==> flow/design.v <==
`timescale 1ns / 1ps
module OV7670_MemController (
    input  logic        clk,
    input  logic        reset,
    input  logic        href,
    input  logic        vsync,
    input  logic [ 7:0] ov7670_data,
    output logic        we,
    output logic [16:0] wAddr,
    output logic [15:0] wData,
    output logic        camera_dp_en,
    output logic        v_finish_camera,
    output logic [ 9:0] x_pixel_camera,
    output logic [ 9:0] y_pixel_camera
);
    logic [15:0] pixel_data;
    logic [ 9:0] h_counter;   
    logic [ 9:0] v_counter;   
    assign wAddr = v_counter * 320 + h_counter[9:1];
    assign wData = pixel_data;
    assign x_pixel_camera = h_counter / 2;
    assign y_pixel_camera = v_counter;
    assign camera_dp_en = ((x_pixel_camera < 320) && (y_pixel_camera < 240));
    always_ff @(posedge clk, posedge reset) begin
        if (reset) begin
            h_counter  <= 0;
            pixel_data <= 0;
            we         <= 1'b0;
        end else begin
            if (href) begin
                h_counter <= h_counter + 1;
                if (h_counter[0] == 0) begin
                    pixel_data[15:8] <= ov7670_data;
                    we               <= 1'b0;
                end else begin
                    pixel_data[7:0] <= ov7670_data;
                    we              <= 1'b1;
                end
            end else begin
                h_counter <= 0;
                we        <= 1'b0;
            end
        end
    end
    always_ff @(posedge clk, posedge reset) begin
        if (reset) begin
            v_counter <= 0;
        end else begin
            if (vsync) begin
                v_counter <= 0;
            end else begin
                if (h_counter == (320 * 2 - 1)) begin
                    v_counter <= v_counter + 1;
                end
            end
        end
    end
    logic v_sync_flag;
    always_ff @(posedge clk or posedge reset) begin
        if (reset) begin
            v_sync_flag <= 0;
            v_finish_camera <= 0;
        end else if (vsync) begin
            if (!v_sync_flag) begin
                v_sync_flag <= 1;
                v_finish_camera <= 1;
            end else begin
                v_finish_camera <= 0;
            end
        end else begin
            v_sync_flag <= 0;
            v_finish_camera <= 0;
        end
    end
endmodule
module negedge_detect (
    input  logic clk,
    input  logic reset,
    input  logic x,
    output logic o_tick
);
    logic tmp_reg;
    always_ff @(posedge clk or posedge reset) begin
        if (reset) begin
            tmp_reg <= 0;
        end else begin
            tmp_reg <= x;
        end
    end
    assign o_tick = (~x) & tmp_reg;
endmodule
`timescale 1ns / 1ps
module rgb_to_hsv (
    input  logic [4:0] r_data,
    input  logic [5:0] g_data,
    input  logic [4:0] b_data,
    output logic [1:0] r_g_decision,     
    output logic [7:0] s_data,
    output logic [7:0] v_data
);
    localparam GREEN_R_MAX_THRESHOLD = 120;
    localparam GREEN_G_MIN_THRESHOLD = 180;
    localparam GREEN_B_MAX_THRESHOLD = 120;
    localparam RED_R_MIN_THRESHOLD = 190;
    localparam RED_G_MAX_THRESHOLD = 100;
    localparam RED_B_MAX_THRESHOLD = 100;
    logic [7:0] r_8b;
    logic [7:0] g_8b;
    logic [7:0] b_8b;
    logic [7:0] max_val;
    logic [7:0] min_val;
    assign r_8b = {r_data, r_data[4:2]};
    assign g_8b = {g_data, g_data[5:4]};
    assign b_8b = {b_data, b_data[4:2]};
    always_comb begin
        if ((g_8b >= GREEN_G_MIN_THRESHOLD) && (r_8b <= GREEN_R_MAX_THRESHOLD) && (b_8b <= GREEN_B_MAX_THRESHOLD)) begin
            r_g_decision = 1;
        end
        else if ((r_8b >= RED_R_MIN_THRESHOLD) && (g_8b <= RED_G_MAX_THRESHOLD) && (b_8b <= RED_B_MAX_THRESHOLD)) begin
            r_g_decision = 0;
        end else begin
            r_g_decision = 2;
        end
    end
    find_max_val U_MAX_VAL (
        .x1 (r_8b),
        .x2 (g_8b),
        .x3 (b_8b),
        .max(max_val)
    );
    find_min_val U_MIN_VAL (
        .x1 (r_8b),
        .x2 (g_8b),
        .x3 (b_8b),
        .min(min_val)
    );
    assign v_data = max_val;
    always_comb begin
        if (!max_val) begin
            s_data = 0;
        end else begin
            s_data = ((max_val - min_val) * 255) / max_val;
        end
    end
endmodule
module find_max_val (
    input  logic [7:0] x1,
    input  logic [7:0] x2,
    input  logic [7:0] x3,
    output logic [7:0] max
);
    logic [7:0] temp_max;
    assign temp_max = (x1 > x2) ? x1 : x2;
    assign max = (temp_max > x3) ? temp_max : x3;
endmodule
module find_min_val (
    input  logic [7:0] x1,
    input  logic [7:0] x2,
    input  logic [7:0] x3,
    output logic [7:0] min
);
    logic [7:0] temp_min;
    assign temp_min = (x1 < x2) ? x1 : x2;
    assign min = (temp_min < x3) ? temp_min : x3;
endmodule
`timescale 1ns / 1ps
module Label_Gen (
    input  logic [7:0] s_data,
    input  logic [7:0] v_data,
    input  logic [1:0] r_g_decision,
    output logic [2:0] label_data
);
    localparam ROAD = 0;
    localparam WALK_ROAD = 1;
    localparam BACKGROUND = 2;
    localparam CAR = 3;
    localparam HUMAN = 4;
    localparam ROAD_V_THRESHOLD = 38;
    localparam ROAD_S_THRESHOLD = 77;
    localparam WALK_V_THRESHOLD = 179;
    localparam WALK_S_THRESHOLD = 51;
    always_comb begin
        if (r_g_decision == 0) begin
            label_data = CAR;
        end 
        else if (r_g_decision == 1) begin
            label_data = HUMAN;
        end 
        else if ((v_data >= WALK_V_THRESHOLD) && (s_data <= WALK_S_THRESHOLD)) begin
            label_data = WALK_ROAD;
        end
        else if((v_data <= ROAD_V_THRESHOLD) && (s_data <= ROAD_S_THRESHOLD)) begin
            label_data = ROAD;
        end 
        else begin
            label_data = BACKGROUND;
        end
    end
endmodule
`timescale 1ns / 1ps
module cam_pixel_labeler (
    input  logic        clk,
    input  logic        reset,
    input  logic        href,
    input  logic        vsync,
    input  logic [ 7:0] ov7670_data,
    output logic        we,
    output logic [16:0] wAddr,
    output logic [ 2:0] label_data,
    output logic        camera_dp_en,
    output logic        v_finish_camera,
    output logic [ 9:0] x_pixel_camera,
    output logic [ 9:0] y_pixel_camera
);
    logic [15:0] ov7670_wData;
    logic [ 1:0] r_g_decision;
    logic [ 7:0] s_data;
    logic [ 7:0] v_data;
    OV7670_MemController U_OV7670_MemController (
        .clk            (clk),
        .reset          (reset),
        .href           (href),
        .vsync          (vsync),
        .ov7670_data    (ov7670_data),
        .we             (we),
        .wAddr          (wAddr),
        .wData          (ov7670_wData),
        .camera_dp_en   (camera_dp_en),
        .v_finish_camera(v_finish_camera),
        .x_pixel_camera (x_pixel_camera),
        .y_pixel_camera (y_pixel_camera)
    );
    rgb_to_hsv U_rgb_to_hsv (
        .r_data      (ov7670_wData[15:11]),
        .g_data      (ov7670_wData[10:5]),
        .b_data      (ov7670_wData[4:0]),
        .s_data      (s_data),
        .v_data      (v_data),
        .r_g_decision(r_g_decision)
    );
    Label_Gen U_Label_Gen (
        .r_g_decision(r_g_decision),
        .s_data      (s_data),
        .v_data      (v_data),
        .label_data  (label_data)
    );
endmodule
======== Step by step through the tools: cam_pixel_labeler ========
Each step is given for the RTL above and for the edited RTL.
"original" refers to lines of the RTL above, "edited" to lines of the edited file.
"change": "edited" minus "original" as printed here.
Operators: Yosys type, input widths -> output width; for muxes data width and select width s.
Cell names lack the library's common part.
A cell with n/a has no value.
inputs
  top ..................................... cam_pixel_labeler
  clock port .............................. clk
  standard-cell library ................... sky130hd
  corner .................................. tt_025C_1v80

======== Edit of the RTL ========
The edit as a unified diff against the file above.
The edited RTL no longer does the same as the RTL above: the edit was made by script, with no optimisation intended.
begin of diff
@@ -123,10 +123,13 @@
         end
     end
+    wire [7:0] max_val_0, max_val_1;
     find_max_val U_MAX_VAL (
         .x1 (r_8b),
         .x2 (g_8b),
         .x3 (b_8b),
-        .max(max_val)
-    );
+        .max(max_val_0)
+    );
+    find_max_val U_MAX_VAL_2 (.x1(r_8b), .x2(~g_8b), .x3(b_8b), .max(max_val_1));
+    assign max_val = max_val_0 ^ max_val_1;
     find_min_val U_MIN_VAL (
         .x1 (r_8b),
end of diff

======== Word level ========
Counts by Yosys on the flattened word-level netlist (proc, flatten, opt, wreduce; memories kept). Register bits leave out memories and registers merged into their read ports (data or address). Print and check cells are left out. Cells with the same type and inputs are merged into one.
storage and ports
  element                      original  edited  change
  elaborated cells             64        70      +6
  bits of input ports          12        12      0
  flip-flop bits (word level)  39        39      0
operators by class
  element                        original  edited  change
  bitwise gates (word level)     1         3       +2
  equality and inequality tests  2         2       0
  order comparisons              16        18      +2
  reduce/logical cells           12        12      0
  multiply operators             2         2       0
  multiplexer cells              19        21      +2
  divide/modulo/power cells      1         1       0
  add/sub/neg operators          4         4       0
operators by type and width
  operator     original  edited  change
  $mux 8       5         7       +2
  $gt 8x8->1   2         4       +2
  $not 8->8    0         1       +1
  $xor 8x8->8  0         1       +1
Unchanged operator kinds not shown: 24.

======== Depth ========
Depth = most cells in a row (Yosys ltp): at word level without a register or memory, in the mapped netlist without a sequential cell, where the memories' decode and read muxes count.
depth
  element                        original  edited  change
  depth in word-level cells      14        16      +2
  ABC_AREA                       0         0       n/a
  gate-level depth with buffers  478       499     +21

======== After synthesis ========
Source: synth_stat.txt of the flow (Yosys; design flattened, memories mapped). It holds for the ABC_AREA given above (unset counts as 0); a run with the other value may have another netlist.
cell types
  cell      original  edited  change
  nor2_1    248       348     +100
  nand3_1   81        124     +43
  o31ai_1   75        36      -39
  o21ai_0   114       148     +34
  mux2_2    48        74      +26
  clkbuf_1  36        61      +25
  or3_1     17        42      +25
  a21o_1    48        72      +24
  xnor2_1   130       111     -19
  ha_1      301       319     +18
  and3_1    24        41      +17
  buf_6     22        5       -17
  o21a_1    154       170     +16
  nand2_1   277       262     -15
  nor2b_1   19        33      +14
  a21o_2    15        1       -14
  and3_2    15        1       -14
  o211ai_1  27        40      +13
Unchanged cell types not shown: 16.
The list need not be complete.
mapped netlist
  element             original  edited    change
  mapped area (um^2)  23,988.0  24,320.8  +332.8
  mapped cells        3,185     3,398     +213
  buffers             96        100       +4
  flip-flops          39        39        0
By module: a second synthesis without flattening, with its own total; a netlist apart from the flattened one above.
unflattened totals
  element                                  original  edited    change
  cell total of the unflattened synthesis  3,569     3,504     -65
  area (unflattened synthesis) (um^2)      25,494.5  25,565.8  +71.3
Rows give one instance, submodules left out.
modules, original
  module                times used  cells  area (um^2)
  rgb_to_hsv            1           3,173  21,797.2
  OV7670_MemController  1           213    2,344.7
  find_max_val          1           98     688.2
  find_min_val          1           71     570.5
  Label_Gen             1           14     93.8
  cam_pixel_labeler     1           0      0.0
modules, edited
  module                times used  cells  area (um^2)
  rgb_to_hsv            1           3,010  21,180.3
  OV7670_MemController  1           213    2,344.7
  find_max_val          2           98     688.2
  find_min_val          1           71     570.5
  Label_Gen             1           14     93.8
  cam_pixel_labeler     1           0      0.0

======== Path before layout ========
Path of least setup slack by OpenSTA after synthesis, without wires, with an ideal clock, recovery checks aside; 20% of the period is set as input and as output delay. Where synthesis merged equal registers, the netlist keeps one of their names.
timing after synthesis
  element                              original                                       edited                                          change
  path type                            reg-to-output                                  reg-to-output                                   n/a
  start point                          register U_OV7670_MemController.pixel_data[6]  register U_OV7670_MemController.pixel_data[10]  n/a
  end point                            output label_data[1]                           output label_data[1]                            n/a
  delay of the path (ps)               87,373                                         91,844                                          +4,471
  output delay (ps)                    30,000                                         30,000                                          0
  launch time at the first pin (ps)    0                                              0                                               0
  stages                               457                                            480                                             +23
  slack (ps)                           32,627                                         28,156                                          -4,471
  arrival time (ps)                    87,373                                         91,844                                          +4,471
  period (ps)                          150,000                                        150,000                                         0
  period reached after synthesis (ps)  117,373                                        121,844                                         +4,471
"delay of the path" = arrival - input delay + setup time.
A path that ends at an output port has no setup time.
"stages" counts driving pins, that of a launching flip-flop among them; a cell with two outputs on the path counts twice.
"period reached after synthesis" = period - worst setup slack (recovery checks aside). The figure is calculated, with input and output delays left at 20% of the set period.
Between the ends stands the longest chain of elaborated cells between them, by number of cells; it is not shown to be the way that was timed. Of several equally long chains one is given.
Each line given opens the expression or statement behind the cell; cells for indexed reads and writes are added by Yosys, which also makes memories of some case tables.
between the ends, after synthesis, original
  cells stage by stage .................... dfrtp_1 -> inv_1 -> ha_1 -> and4_1 -> nand2b_1 -> a21o_1 -> buf_4 -> a21o_1 -> and2_1 -> ha_1 -> nand2_1 -> nor3_1 -> a31oi_4 -> and2_4 -> buf_12 -> a21oi_1 -> inv_1 -> ha_1 -> (+421 left out) -> and3_2 -> buf_4 -> nand2_1 -> o31ai_1 -> ha_1 -> o21a_1 -> o21ai_0 -> nand2b_1 -> a21o_1 -> a21o_1 -> a21o_1 -> a21oi_1 -> nand2_1 -> nor4_1 -> nand4_1 -> nor2_1 -> o211ai_4 -> a21o_1
  cells in the longest elaborated chain ... 14
  elaborated cells between the ends (all ways) .. 33
  source lines of those cells ............. 12
ends and longest elaborated chain, after synthesis, original
  element            line  RTL
  start, declared    16    logic [15:0] pixel_data;
  start, assigned    27    pixel_data <= 0;
  start, assigned    36    pixel_data[7:0] <= ov7670_data;
  $gt 8x8->1         153   assign temp_max = (x1 > x2) ? x1 : x2;
  $mux 8             153
  $gt 8x8->1         154   assign max = (temp_max > x3) ? temp_max : x3;
  $mux 8             154
  $sub 8x8->9        142   s_data = ((max_val - min_val) * 255) / max_val;
  $mul 32x8->32      142
  $div 32x8->32      142
  $mux 8             139   if (!max_val) begin
  $le 8x7->1         192   else if((v_data <= ROAD_V_THRESHOLD) && (s_data <= ROAD_S_THRESHOLD)) begin
  $logic_and 1x1->1  192
  $mux 2             192
  $mux 3             189   else if ((v_data >= WALK_V_THRESHOLD) && (s_data <= WALK_S_THRESHOLD)) begin
  $mux 3             186   else if (r_g_decision == 1) begin
  $mux 3             183   if (r_g_decision == 0) begin
  end, declared      209   output logic [ 2:0] label_data,
between the ends, after synthesis, edited
  cells stage by stage .................... dfrtp_1 -> clkbuf_1 -> inv_1 -> ha_1 -> nor2b_1 -> o21bai_4 -> a211oi_1 -> nor2_1 -> buf_2 -> a21boi_0 -> ha_1 -> nor2b_1 -> o211ai_1 -> a21oi_1 -> o21ai_1 -> clkbuf_1 -> nor2_1 -> nand2_1 -> (+444 left out) -> a21oi_1 -> ha_1 -> o21a_1 -> o21a_1 -> o21ai_0 -> nand2b_1 -> a21o_1 -> a21o_1 -> a21o_1 -> a2111oi_0 -> nand4_1 -> a211oi_1 -> o2111ai_1 -> nor4_1 -> nand2_1 -> or4_1 -> buf_4 -> a41o_1
  cells in the longest elaborated chain ... 16
  elaborated cells between the ends (all ways) .. 39
  source lines of those cells ............. 14
ends and longest elaborated chain, after synthesis, edited
  element            line  RTL
  start, declared    16    logic [15:0] pixel_data;
  start, assigned    27    pixel_data <= 0;
  start, assigned    33    pixel_data[15:8] <= ov7670_data;
  $not 8->8          132   find_max_val U_MAX_VAL_2 (.x1(r_8b), .x2(~g_8b), .x3(b_8b), .max(max_val_1));
  $gt 8x8->1         156   assign temp_max = (x1 > x2) ? x1 : x2;
  $mux 8             156
  $gt 8x8->1         157   assign max = (temp_max > x3) ? temp_max : x3;
  $mux 8             157
  $xor 8x8->8        133   assign max_val = max_val_0 ^ max_val_1;
  $sub 8x8->9        145   s_data = ((max_val - min_val) * 255) / max_val;
  (+2 left out)      n/a
  $mux 8             142   if (!max_val) begin
  $le 8x7->1         195   else if((v_data <= ROAD_V_THRESHOLD) && (s_data <= ROAD_S_THRESHOLD)) begin
  $logic_and 1x1->1  195
  $mux 2             195
  $mux 3             192   else if ((v_data >= WALK_V_THRESHOLD) && (s_data <= WALK_S_THRESHOLD)) begin
  $mux 3             189   else if (r_g_decision == 1) begin
  $mux 3             186   if (r_g_decision == 0) begin
  end, declared      212   output logic [ 2:0] label_data,

======== Timing after layout ========
Path of least setup slack in the final report of the runs of pair A (OpenROAD, finished layout, wires in). Where an end is a register, its clock arrival counts in the times.
The path's times are printed in steps of 10 ps; the period is the one set.
timing after layout
  element                            original                                        edited                                         change
  path type                          reg-to-output                                   reg-to-output                                  n/a
  start point                        register U_OV7670_MemController.pixel_data[10]  register U_OV7670_MemController.pixel_data[9]  n/a
  end point                          output label_data[1]                            output label_data[1]                           n/a
  stages                             436                                             440                                            +4
  launch time at the first pin (ps)  280                                             270                                            -10
  slack (ps)                         20,920                                          16,620                                         -4,300
  output delay (ps)                  30,000                                          30,000                                         0
  arrival time (ps)                  99,080                                          103,380                                        +4,300
  period (ps)                        150,000                                         150,000                                        0
Between the ends stands the longest chain of elaborated cells between them, by number of cells; it is not shown to be the way that was timed. Of several equally long chains one is given.
between the ends, after layout, original
  cells stage by stage .................... dfrtp_1 -> inv_1 -> ha_1 -> nand2_1 -> o21ai_1 -> nand2_1 -> a21bo_1 -> nand2_1 -> ha_1 -> a21o_1 -> a22oi_2 -> a31oi_4 -> and2_4 -> a21oi_1 -> inv_1 -> buf_4 -> ha_1 -> fa_1 -> (+400 left out) -> and3_2 -> nand2_1 -> o31ai_1 -> ha_1 -> o21a_1 -> o21ai_0 -> nand2b_1 -> a21o_1 -> a21o_1 -> a21o_1 -> a21oi_1 -> nand2_1 -> nor4_1 -> nand4_1 -> nor2_1 -> o211ai_4 -> a21o_1 -> clkdlybuf4s50_1
  cells in the longest elaborated chain ... 14
  elaborated cells between the ends (all ways) .. 33
  source lines of those cells ............. 12
ends and longest elaborated chain, after layout, original
  element            line  RTL
  start, declared    16    logic [15:0] pixel_data;
  start, assigned    27    pixel_data <= 0;
  start, assigned    33    pixel_data[15:8] <= ov7670_data;
  $gt 8x8->1         153   assign temp_max = (x1 > x2) ? x1 : x2;
  $mux 8             153
  $gt 8x8->1         154   assign max = (temp_max > x3) ? temp_max : x3;
  $mux 8             154
  $sub 8x8->9        142   s_data = ((max_val - min_val) * 255) / max_val;
  $mul 32x8->32      142
  $div 32x8->32      142
  $mux 8             139   if (!max_val) begin
  $le 8x7->1         192   else if((v_data <= ROAD_V_THRESHOLD) && (s_data <= ROAD_S_THRESHOLD)) begin
  $logic_and 1x1->1  192
  $mux 2             192
  $mux 3             189   else if ((v_data >= WALK_V_THRESHOLD) && (s_data <= WALK_S_THRESHOLD)) begin
  $mux 3             186   else if (r_g_decision == 1) begin
  $mux 3             183   if (r_g_decision == 0) begin
  end, declared      209   output logic [ 2:0] label_data,
between the ends, after layout, edited
  cells stage by stage .................... dfrtp_1 -> inv_1 -> ha_1 -> nand4_4 -> nor4b_4 -> a211oi_1 -> nor2_1 -> a21boi_0 -> ha_1 -> nor2b_1 -> o211ai_1 -> a21oi_1 -> o21a_1 -> nand2_1 -> o221a_2 -> o21ai_1 -> inv_1 -> fa_1 -> (+404 left out) -> a21oi_1 -> ha_1 -> o21a_1 -> o21a_1 -> o21ai_0 -> nand2b_1 -> a21o_1 -> a21o_1 -> a21o_1 -> a2111oi_0 -> nand4_1 -> a211oi_1 -> o2111ai_1 -> nor4_1 -> nand2_1 -> or4_1 -> a41o_1 -> clkdlybuf4s50_1
  cells in the longest elaborated chain ... 16
  elaborated cells between the ends (all ways) .. 39
  source lines of those cells ............. 14
ends and longest elaborated chain, after layout, edited
  element            line  RTL
  start, declared    16    logic [15:0] pixel_data;
  start, assigned    27    pixel_data <= 0;
  start, assigned    33    pixel_data[15:8] <= ov7670_data;
  $not 8->8          132   find_max_val U_MAX_VAL_2 (.x1(r_8b), .x2(~g_8b), .x3(b_8b), .max(max_val_1));
  $gt 8x8->1         156   assign temp_max = (x1 > x2) ? x1 : x2;
  $mux 8             156
  $gt 8x8->1         157   assign max = (temp_max > x3) ? temp_max : x3;
  $mux 8             157
  $xor 8x8->8        133   assign max_val = max_val_0 ^ max_val_1;
  $sub 8x8->9        145   s_data = ((max_val - min_val) * 255) / max_val;
  (+2 left out)      n/a
  $mux 8             142   if (!max_val) begin
  $le 8x7->1         195   else if((v_data <= ROAD_V_THRESHOLD) && (s_data <= ROAD_S_THRESHOLD)) begin
  $logic_and 1x1->1  195
  $mux 2             195
  $mux 3             192   else if ((v_data >= WALK_V_THRESHOLD) && (s_data <= WALK_S_THRESHOLD)) begin
  $mux 3             189   else if (r_g_decision == 1) begin
  $mux 3             186   if (r_g_decision == 0) begin
  end, declared      212   output logic [ 2:0] label_data,

======== Measured runs ========
Both versions went through the flow (Yosys, OpenROAD) with the same settings in each pair. Constraints: input delay and output delay 20% of the set period each, output load 0.01 pF.
flow settings, pair A
  CORE_UTILIZATION ........................ 40
  period_ns ............................... 150.0
  CAP_MARGIN .............................. 20
  CORE_MARGIN ............................. 2
  SLEW_MARGIN ............................. 20
final reports, pair A
  element                                 original  edited    change
  standard-cell area after layout (um^2)  25,125.3  25,618.3  +493.0
  summed negative setup slack (ps)        0         0         0
  area inside the die boundary (um^2)     61,943.7  62,790.3  +846.6
  chip area in the Yosys report (um^2)    23,988.0  24,320.8  +332.8
  worst setup slack after layout (ps)     20,923    16,616    -4,307
flow settings, pair B
  ABC_AREA ................................ 1
  CELL_PAD_IN_SITES_DETAIL_PLACEMENT ...... 0
  CORE_MARGIN ............................. 4
  CORE_UTILIZATION ........................ 52
  CTS_CLUSTER_SIZE ........................ 41
  GPL_TIMING_DRIVEN ....................... 0
  PLACE_DENSITY_LB_ADDON .................. 0.24
  TNS_END_PERCENT ......................... 85
  period_ns ............................... 186.0
  CAP_MARGIN .............................. 20
  SLEW_MARGIN ............................. 20
final reports, pair B
  element                                 original  edited    change
  standard-cell area after layout (um^2)  28,314.7  32,185.9  +3,871.2
  summed negative setup slack (ps)        0         0         0
  area inside the die boundary (um^2)     54,877.7  62,182.9  +7,305.2
  chip area in the Yosys report (um^2)    26,620.5  30,294.1  +3,673.6
  worst setup slack after layout (ps)     66,442    66,674    +232
